==> flow/design.v <==
module JAM (
input CLK,
input RST,
output reg [2:0] W,
output reg [2:0] J,
input [6:0] Cost,
output [3:0] MatchCount,
output [9:0] MinCost,
output Valid );
parameter INIT  = 4'b0000;
parameter COMP  = 4'b0001;
parameter CHAN  = 4'b0010;
parameter FIND  = 4'b0011;
parameter EXCH  = 4'b0100;
parameter REV   = 4'b0101;
parameter GIVE  = 4'b0110;
parameter COUNT = 4'b0111;
parameter VALID = 4'b1000;
reg [3:0] curr_state;
reg [3:0] next_state;
parameter [0:3*128-1] mapTbl = {3'd7, 3'd6, 3'd5, 3'd6, 3'd4, 3'd6, 3'd5, 3'd6, 3'd3, 3'd6, 3'd5, 3'd6, 3'd4, 3'd6, 3'd5, 3'd6,
                            	3'd2, 3'd6, 3'd5, 3'd6, 3'd4, 3'd6, 3'd5, 3'd6, 3'd3, 3'd6, 3'd5, 3'd6, 3'd4, 3'd6, 3'd5, 3'd6,
                            	3'd1, 3'd6, 3'd5, 3'd6, 3'd4, 3'd6, 3'd5, 3'd6, 3'd3, 3'd6, 3'd5, 3'd6, 3'd4, 3'd6, 3'd5, 3'd6,
                	            3'd2, 3'd6, 3'd5, 3'd6, 3'd4, 3'd6, 3'd5, 3'd6, 3'd3, 3'd6, 3'd5, 3'd6, 3'd4, 3'd6, 3'd5, 3'd6,
                		  	    3'd0, 3'd6, 3'd5, 3'd6, 3'd4, 3'd6, 3'd5, 3'd6, 3'd3, 3'd6, 3'd5, 3'd6, 3'd4, 3'd6, 3'd5, 3'd6,
                			    3'd2, 3'd6, 3'd5, 3'd6, 3'd4, 3'd6, 3'd5, 3'd6, 3'd3, 3'd6, 3'd5, 3'd6, 3'd4, 3'd6, 3'd5, 3'd6,
                			    3'd1, 3'd6, 3'd5, 3'd6, 3'd4, 3'd6, 3'd5, 3'd6, 3'd3, 3'd6, 3'd5, 3'd6, 3'd4, 3'd6, 3'd5, 3'd6,
                				3'd2, 3'd6, 3'd5, 3'd6, 3'd4, 3'd6, 3'd5, 3'd6, 3'd3, 3'd6, 3'd5, 3'd6, 3'd4, 3'd6, 3'd5, 3'd6};
reg [0:6] compare;
reg [3:0] permutation [0:7];
reg [3:0] permutation_rot [0:7];
reg [3:0] permutation_ex [0:7];
reg [1:0] FIND_count;
wire [2:0] rot;
wire done;
reg [3:0] matchcount;
reg [9:0] mincost;
always@(posedge CLK) begin
	if(RST) curr_state <= INIT;
	else    curr_state <= next_state; 
end 
always@(*)begin
	case (curr_state)
	INIT  : next_state = COMP;
	COMP  : next_state = CHAN;  
	CHAN  : next_state = FIND;  
	FIND  : if(FIND_count==2) next_state = EXCH;  
	        else next_state = FIND;
	EXCH  : next_state = REV;  
	REV   : next_state = GIVE;  
	GIVE  : next_state = COUNT;
	COUNT : if(done) next_state = VALID;
			else next_state = COMP;
	VALID : next_state =  INIT;
	default : next_state = INIT;
	endcase
end
reg [3:0] count;
reg [9:0] cost;
reg start;
always@(posedge CLK) begin
	if(RST) start <= 0;
	else if(~RST) start <= 1;
	else start <= start;
end 
always@(posedge CLK) begin
	if(RST) begin
		W <= 0;
		J <= 0;
		count <= 1;
	end
	else begin
		W <= count >= 8 ? 0 : count;
		J <= permutation[count >= 8 ? 0 : count];
		if(count == 10) begin
			count <= 2;
			W <= 1;
			J <= permutation[1];
		end
		else begin
			count <= count + 1;
		end
	end
end
always@(posedge CLK) begin
	if(curr_state==INIT) begin
		mincost <= 10'd1023;
		matchcount <= 0;
		cost <= 0;
	end
	else if(start)begin
		cost <= cost + Cost;
		if(count == 10) begin
			if(cost < mincost)begin
				mincost <= cost;
				matchcount <= 1;
			end
			else if(cost == mincost)begin
				matchcount <= matchcount + 1;
			end
			cost <= 0;
		end
	end
end
assign MatchCount = matchcount;
assign MinCost = mincost;
always@(posedge CLK)begin
	if(curr_state == COMP) begin
		compare[6] <= permutation[6] < permutation[7];
		compare[5] <= permutation[5] < permutation[6];
		compare[4] <= permutation[4] < permutation[5];
		compare[3] <= permutation[3] < permutation[4];
		compare[2] <= permutation[2] < permutation[3];
		compare[1] <= permutation[1] < permutation[2];
		compare[0] <= permutation[0] < permutation[1];
	end
end
assign rot = mapTbl[compare*3+:3];
always @(posedge CLK) begin
	if(curr_state == CHAN) begin
  		permutation_rot[0] <= 0<=rot || (0>rot && permutation[0]<permutation[rot]) ? 8 : permutation[0];
  		permutation_rot[1] <= 1<=rot || (1>rot && permutation[1]<permutation[rot]) ? 8 : permutation[1];
  		permutation_rot[2] <= 2<=rot || (2>rot && permutation[2]<permutation[rot]) ? 8 : permutation[2];
  		permutation_rot[3] <= 3<=rot || (3>rot && permutation[3]<permutation[rot]) ? 8 : permutation[3];
  		permutation_rot[4] <= 4<=rot || (4>rot && permutation[4]<permutation[rot]) ? 8 : permutation[4];
  		permutation_rot[5] <= 5<=rot || (5>rot && permutation[5]<permutation[rot]) ? 8 : permutation[5];
  		permutation_rot[6] <= 6<=rot || (6>rot && permutation[6]<permutation[rot]) ? 8 : permutation[6];
  		permutation_rot[7] <= 7<=rot || (7>rot && permutation[7]<permutation[rot]) ? 8 : permutation[7];
  	end
end
reg [2:0] minIdx1;
reg [2:0] minIdx2;
reg [2:0] minIdx3;
reg [2:0] minIdx4;
reg [2:0] minIdx11;
reg [2:0] minIdx22;
reg [2:0] minIdx;
always@(posedge CLK)begin
	if(curr_state==INIT) begin
		FIND_count <= 0;
	end
	if(curr_state==FIND && FIND_count==0)begin
		minIdx4 <= permutation_rot[7] > permutation_rot[6] ? 6 : 7;
		minIdx3 <= permutation_rot[5] > permutation_rot[4] ? 4 : 5;
		minIdx2 <= permutation_rot[3] > permutation_rot[2] ? 2 : 3;
		minIdx1 <= permutation_rot[1] > permutation_rot[0] ? 0 : 1;
		FIND_count <= 1;
	end
	else if(curr_state==FIND && FIND_count==1)begin
		minIdx22 <= permutation_rot[minIdx4] > permutation_rot[minIdx3] ? minIdx3 : minIdx4;
		minIdx11 <= permutation_rot[minIdx2] > permutation_rot[minIdx1] ? minIdx1 : minIdx2;
		FIND_count <= 2;
	end
	else if(curr_state==FIND && FIND_count==2)begin
		minIdx <= permutation_rot[minIdx22] > permutation_rot[minIdx11] ? minIdx11 : minIdx22;
		FIND_count <= 0;
	end
	else begin
		FIND_count <= 0;
	end
end
always@(posedge CLK) begin
	if(curr_state==COMP) begin
		permutation_ex[0] <= permutation[0];
		permutation_ex[1] <= permutation[1];
		permutation_ex[2] <= permutation[2];
		permutation_ex[3] <= permutation[3];
		permutation_ex[4] <= permutation[4];
		permutation_ex[5] <= permutation[5];
		permutation_ex[6] <= permutation[6];
		permutation_ex[7] <= permutation[7];
	end
	else if(curr_state==EXCH) begin
		permutation_ex[rot] <= permutation[minIdx];
		permutation_ex[minIdx] <= permutation[rot];
	end
	else if(curr_state == REV)begin
		if(0>rot)
			permutation_ex[0] <= permutation_ex[7-(0-rot-1)];
		if(1>rot)
			permutation_ex[1] <= permutation_ex[7-(1-rot-1)];
		if(2>rot)
			permutation_ex[2] <= permutation_ex[7-(2-rot-1)];
		if(3>rot)
			permutation_ex[3] <= permutation_ex[7-(3-rot-1)];
		if(4>rot)
			permutation_ex[4] <= permutation_ex[7-(4-rot-1)];
		if(5>rot)
			permutation_ex[5] <= permutation_ex[7-(5-rot-1)];
		if(6>rot)
			permutation_ex[6] <= permutation_ex[7-(6-rot-1)];
		if(7>rot)
			permutation_ex[7] <= permutation_ex[7-(7-rot-1)];
	end
end
always@(posedge CLK)begin
	if(curr_state == INIT) begin
		permutation[0] <= 0;
		permutation[1] <= 1;
		permutation[2] <= 2;
		permutation[3] <= 3;
		permutation[4] <= 4;
		permutation[5] <= 5;
		permutation[6] <= 6;
		permutation[7] <= 7;
	end
	else if(curr_state == GIVE) begin
		permutation[0] <= permutation_ex[0];
		permutation[1] <= permutation_ex[1];
		permutation[2] <= permutation_ex[2];
		permutation[3] <= permutation_ex[3];
		permutation[4] <= permutation_ex[4];
		permutation[5] <= permutation_ex[5];
		permutation[6] <= permutation_ex[6];
		permutation[7] <= permutation_ex[7];
	end
end
assign done = compare==0;
assign Valid = (curr_state == VALID);
endmodule
From RTL to reports: JAM --
What the tools print for JAM, step after step. Line numbers count from 1 in the design file above. Operators carry their Yosys type and port widths (W data, S select, Z words). Cell names lack the library's common part. Not given: -
Inputs: top JAM, clock input CLK, standard-cell library sky130hd, timing corner tt_025C_1v80

Elaborated design --
Yosys after proc, flatten, opt, wreduce and memory -nomap, before mapping. Print and check cells are not counted. Equal cells are merged and count once. Memory sizes are those after Yosys's memory passes, which may raise the word count (mostly to a power of two), join words into wider ones and drop unused or constant bits.
Cells by class: $add $sub $neg 28, muxes and demuxes 128, shift operators 1, bitwise operators 5, magnitude comparators 40, eq/ne operators 75, reductions and logical operators 37, multipliers 1
Operator list (count):
- $shiftx A384 B10 Y3 const A | 1
- $pmux W4 S8 | 9
- $mux W4 | 65
- $eq A3 B3 Y1 const B | 36
- $lt A4 B4 Y1 | 15
- $eq A3 B2 Y1 const B | 18
- $mux W1 | 40
- $sub A1 B3 Y3 const A | 10
- $mux W3 | 10
- $gt A4 B4 Y1 | 7
- $eq A3 B1 Y1 const B | 9
- $logic_not A3 Y1 | 9
- $sub A3 B2 Y3 const B | 8
- $pmux W3 S8 | 1
- $mul A7 B2 Y9 const B | 1
- $eq A4 B3 Y1 const B | 4
- $sub A3 B3 Y3 const A | 4
- $gt A3 B3 Y1 const A | 4
- $le A3 B3 Y1 const A | 4
- $logic_and A1 B1 Y1 | 11
- $lt A10 B10 Y1 | 1
- $eq A10 B10 Y1 | 1
- $add A10 B7 Y10 | 1
- $sub A9 B9 Y10 const A | 1
- $mux W10 | 1
- $reduce_and A3 Y1 | 3
- $logic_or A1 B1 Y1 | 8
- $add A4 B1 Y4 const B | 2
Other operator kinds: 20; their cells: 31.
Storage and ports: memories kept 1, bits in writable memories 32, register bits 101, cells after elaboration 349
Memory list:
- permutation_ex | words 8, width 4, line 32 | reg [3:0] permutation_ex [0:7];

Longest topological paths --
Yosys ltp: most cells in a row. Word level: on the elaborated netlist, between registers, memories and ports. Mapped: between sequential cells and ports; inverters and the memories' decode and read muxes count.
Depth: depth after elaboration 9, ABC_AREA 0, mapped depth 33, mapped depth without buffers 26

Mapped cells and area --
Yosys stat after the flow's synthesis: flattened, memories mapped to cells. It holds for the ABC_AREA given above (unset counts as 0); a run with the other value may have another netlist. Totals and module areas in this step are rounded.
Synthesis totals: flip-flops 161, area of sequential cells 4040 um2, standard cells after synthesis 1575, cell area after synthesis 13900 um2
Cell types:
- edfxtp_1 | count 82, total area 2.46E+03 um2
- dfxtp_1 | count 79, total area 1.58E+03 um2
- ha_1 | count 121, total area 1.51E+03 um2
- mux2i_1 | count 63, total area 630.605 um2
- mux4_2 | count 22, total area 495.475 um2
- nand2_1 | count 127, total area 476.707 um2
- a21oi_1 | count 91, total area 455.437 um2
- nor2_1 | count 109, total area 409.142 um2
- o21ai_0 | count 75, total area 375.36 um2
- inv_1 | count 98, total area 367.853 um2
- nand2b_1 | count 43, total area 269.008 um2
- nand3_1 | count 48, total area 240.23 um2
- mux2_2 | count 20, total area 225.216 um2
- o211ai_1 | count 30, total area 225.216 um2
- clkbuf_1 | count 55, total area 206.448 um2
- nor2b_1 | count 31, total area 193.936 um2
- nor3_1 | count 35, total area 175.168 um2
- a211oi_1 | count 22, total area 165.158 um2
Not listed: further types 88, cells in them 424.

Path before layout --
Source: OpenSTA report_checks on the synthesized netlist (no wires, ideal clock, input and output delay 20% of the period each), path of least setup slack; recovery checks are left aside. Register names are those of the netlist, which keeps one name where synthesis merged equal registers.
Path after synthesis: path kind register -> register, start register compare[6], end register permutation_rot[7][1], clock period 6.2 ns, arrival time 6.524 ns, slack -0.592 ns, driving pins on the path 31, path delay 6.792 ns, synthesis period reached 6.792 ns
"path delay" is the arrival time less input delay plus setup time. "driving pins on the path" counts driving pins, that of a launching flip-flop among them; a cell with two outputs on the path counts twice. "synthesis period reached" is the clock period less the worst setup slack; recovery checks do not enter. This is arithmetic on one report: input and output delays are still those of the set period (20% each). Between the ends stands the longest chain of elaborated cells between them, by number of cells; it is not shown to be the way that was timed. Of several equally long chains one is given. A line is the first line of the expression or statement that the cell stems from. Yosys adds cells for indexed reads and writes and turns some case tables into memories.
Between the ends, after synthesis: cell sequence edfxtp_1 clkinv_1 ha_1 fa_1 buf_2 xnor2_2 nor2_1 o311a_1 a2111oi_2 nor3_1 o21a_1 a211o_1 or3_1 buf_6 clkinv_4 clkbuf_1 ha_1 clkbuf_1 nor2_1 o221ai_2 or2_0 buf_6 a31o_1 buf_2 ha_1 a21o_1 a21oi_1 nor2_1 or2_2 a311oi_1 nor3_1, length of the longest elaborated chain 9, elaborated cells between the ends (all ways) 18
Ends and longest elaborated chain, after synthesis:
- from (decl) | line 29 | reg [0:6] compare;
- from (assign) | line 109 | compare[6] <= permutation[6] < permutation[7];
- $mul A7 B2 Y9 | line 118 | assign rot = mapTbl[compare*3+:3];
- $sub A9 B9 Y10
- $shiftx A384 B10 Y3 | line 118
- $eq A3 B3 Y1 | line 128 | permutation_rot[7] <= 7<=rot || (7>rot && permutation[7]<permutation[rot]) ? 8 : permutation[7];
- $pmux W4 S8 | line 128
- $mux W4 | line 120 | if(curr_state == CHAN) begin
- $lt A4 B4 Y1 | line 128
- $logic_and A1 B1 Y1 | line 128
- $logic_or A1 B1 Y1 | line 128
- to (assign) | line 128
- to (decl) | line 31 | reg [3:0] permutation_rot [0:7];

Timing after layout --
From the final timing report of stored run 1: the path of least setup slack in the routed layout; clock arrival at registers is part of the times.
Path post-layout: path kind register -> register, start register compare[3], end register permutation_rot[4][1], arrival time 7.47 ns, slack 0.30 ns, driving pins on the path 27, clock period 7.61 ns
Between the ends stands the longest chain of elaborated cells between them, by number of cells; it is not shown to be the way that was timed. Of several equally long chains one is given.
Between the ends, post-layout: cell sequence edfxtp_1 ha_1 inv_1 ha_1 buf_4 nand3_1 a21oi_1 or3_1 and2_1 xnor2_1 nand2b_1 or3_1 nand2_4 inv_2 ha_1 buf_4 inv_1 o21ai_0 a222oi_1 o211ai_1 mux2i_4 buf_4 ha_1 a21oi_1 a21oi_2 nand2_1 a31oi_1, length of the longest elaborated chain 9, elaborated cells between the ends (all ways) 18
Ends and longest elaborated chain, post-layout:
- from (decl) | line 29 | reg [0:6] compare;
- from (assign) | line 112 | compare[3] <= permutation[3] < permutation[4];
- $mul A7 B2 Y9 | line 118 | assign rot = mapTbl[compare*3+:3];
- $sub A9 B9 Y10
- $shiftx A384 B10 Y3 | line 118
- $eq A3 B3 Y1 | line 125 | permutation_rot[4] <= 4<=rot || (4>rot && permutation[4]<permutation[rot]) ? 8 : permutation[4];
- $pmux W4 S8 | line 125
- $mux W4 | line 120 | if(curr_state == CHAN) begin
- $lt A4 B4 Y1 | line 125
- $logic_and A1 B1 Y1 | line 125
- $logic_or A1 B1 Y1 | line 125
- to (assign) | line 125
- to (decl) | line 31 | reg [3:0] permutation_rot [0:7];

Data sheet: physical implementation of JAM

Below are 3 stored runs of the flow (Yosys, OpenROAD; platform sky130hd) on JAM, each with its settings and what was measured, unordered. Constraints: input delay and output delay 20% of the set period each, output load 0.01 pF.
"period achieved": clock period set for the run, less the worst setup slack. It is reckoned from that one timing run; input and output delays stay at 20% of the period that was set.
"critical setup path time" = time allowed to the worst setup path (clock period - input delay - output delay, where it has them) - its slack; a late launch clock adds to it, a late capture clock takes from it.
By "total design power" is meant OpenSTA's value without simulated activity: inputs other than the clock are taken to toggle once in ten clock periods, and the tool carries that through the logic.
Results are given in rounded form.

* Stored run 1 | settings: CELL_PAD_IN_SITES_DETAIL_PLACEMENT 1; CELL_PAD_IN_SITES_GLOBAL_PLACEMENT 3; CORE_ASPECT_RATIO 0.96; CORE_MARGIN 5; CORE_UTILIZATION 26; CTS_CLUSTER_DIAMETER 355; CTS_CLUSTER_SIZE 99; GPL_ROUTABILITY_DRIVEN 1; HOLD_SLACK_MARGIN -0.08; MAX_ROUTING_LAYER met4; MIN_ROUTING_LAYER met2; SLEW_MARGIN 25; TNS_END_PERCENT 45; period_ns 7.61; CAP_MARGIN 20 | results: utilization after routing 29.7%; critical setup path time 7.31 ns; critical path kind register -> register; total design power 2150 µW; final setup TNS 0.000 ns; total die area 58400 um2; Yosys chip area after synthesis 13900 um2; worst hold slack in the final report 0.446 ns; standard-cell area after layout 15800 um2; setup slack of the critical path 0.303 ns; period achieved 7.307 ns
* Stored run 2 | settings: CELL_PAD_IN_SITES_GLOBAL_PLACEMENT 1; CORE_ASPECT_RATIO 0.96; CORE_MARGIN 5; CORE_UTILIZATION 26; CTS_CLUSTER_SIZE 60; GPL_ROUTABILITY_DRIVEN 1; HOLD_SLACK_MARGIN -0.08; MAX_ROUTING_LAYER met4; PLACE_DENSITY_LB_ADDON 0.29; SLEW_MARGIN 30; TNS_END_PERCENT 45; period_ns 3.5; CAP_MARGIN 20 | results: utilization after routing 37.0%; critical setup path time 5.87 ns; critical path kind register -> register; total design power 4640 µW; final setup TNS -169 ns; total die area 58400 um2; Yosys chip area after synthesis 13900 um2; worst hold slack in the final report 0.455 ns; standard-cell area after layout 19700 um2; setup slack of the critical path -2.37 ns; period achieved 5.870 ns
* Stored run 3 | settings: CAP_MARGIN 25; CORE_MARGIN 3; CORE_UTILIZATION 23; GPL_ROUTABILITY_DRIVEN 0; GPL_TIMING_DRIVEN 0; PLACE_DENSITY_LB_ADDON 0.19; SLEW_MARGIN 10; period_ns 9.7 | results: utilization after routing 26.5%; critical setup path time 9.15 ns; critical path kind register -> register; total design power 1590 µW; final setup TNS 0.000 ns; total die area 63600 um2; Yosys chip area after synthesis 13900 um2; worst hold slack in the final report 0.447 ns; standard-cell area after layout 15800 um2; setup slack of the critical path 0.546 ns; period achieved 9.154 ns
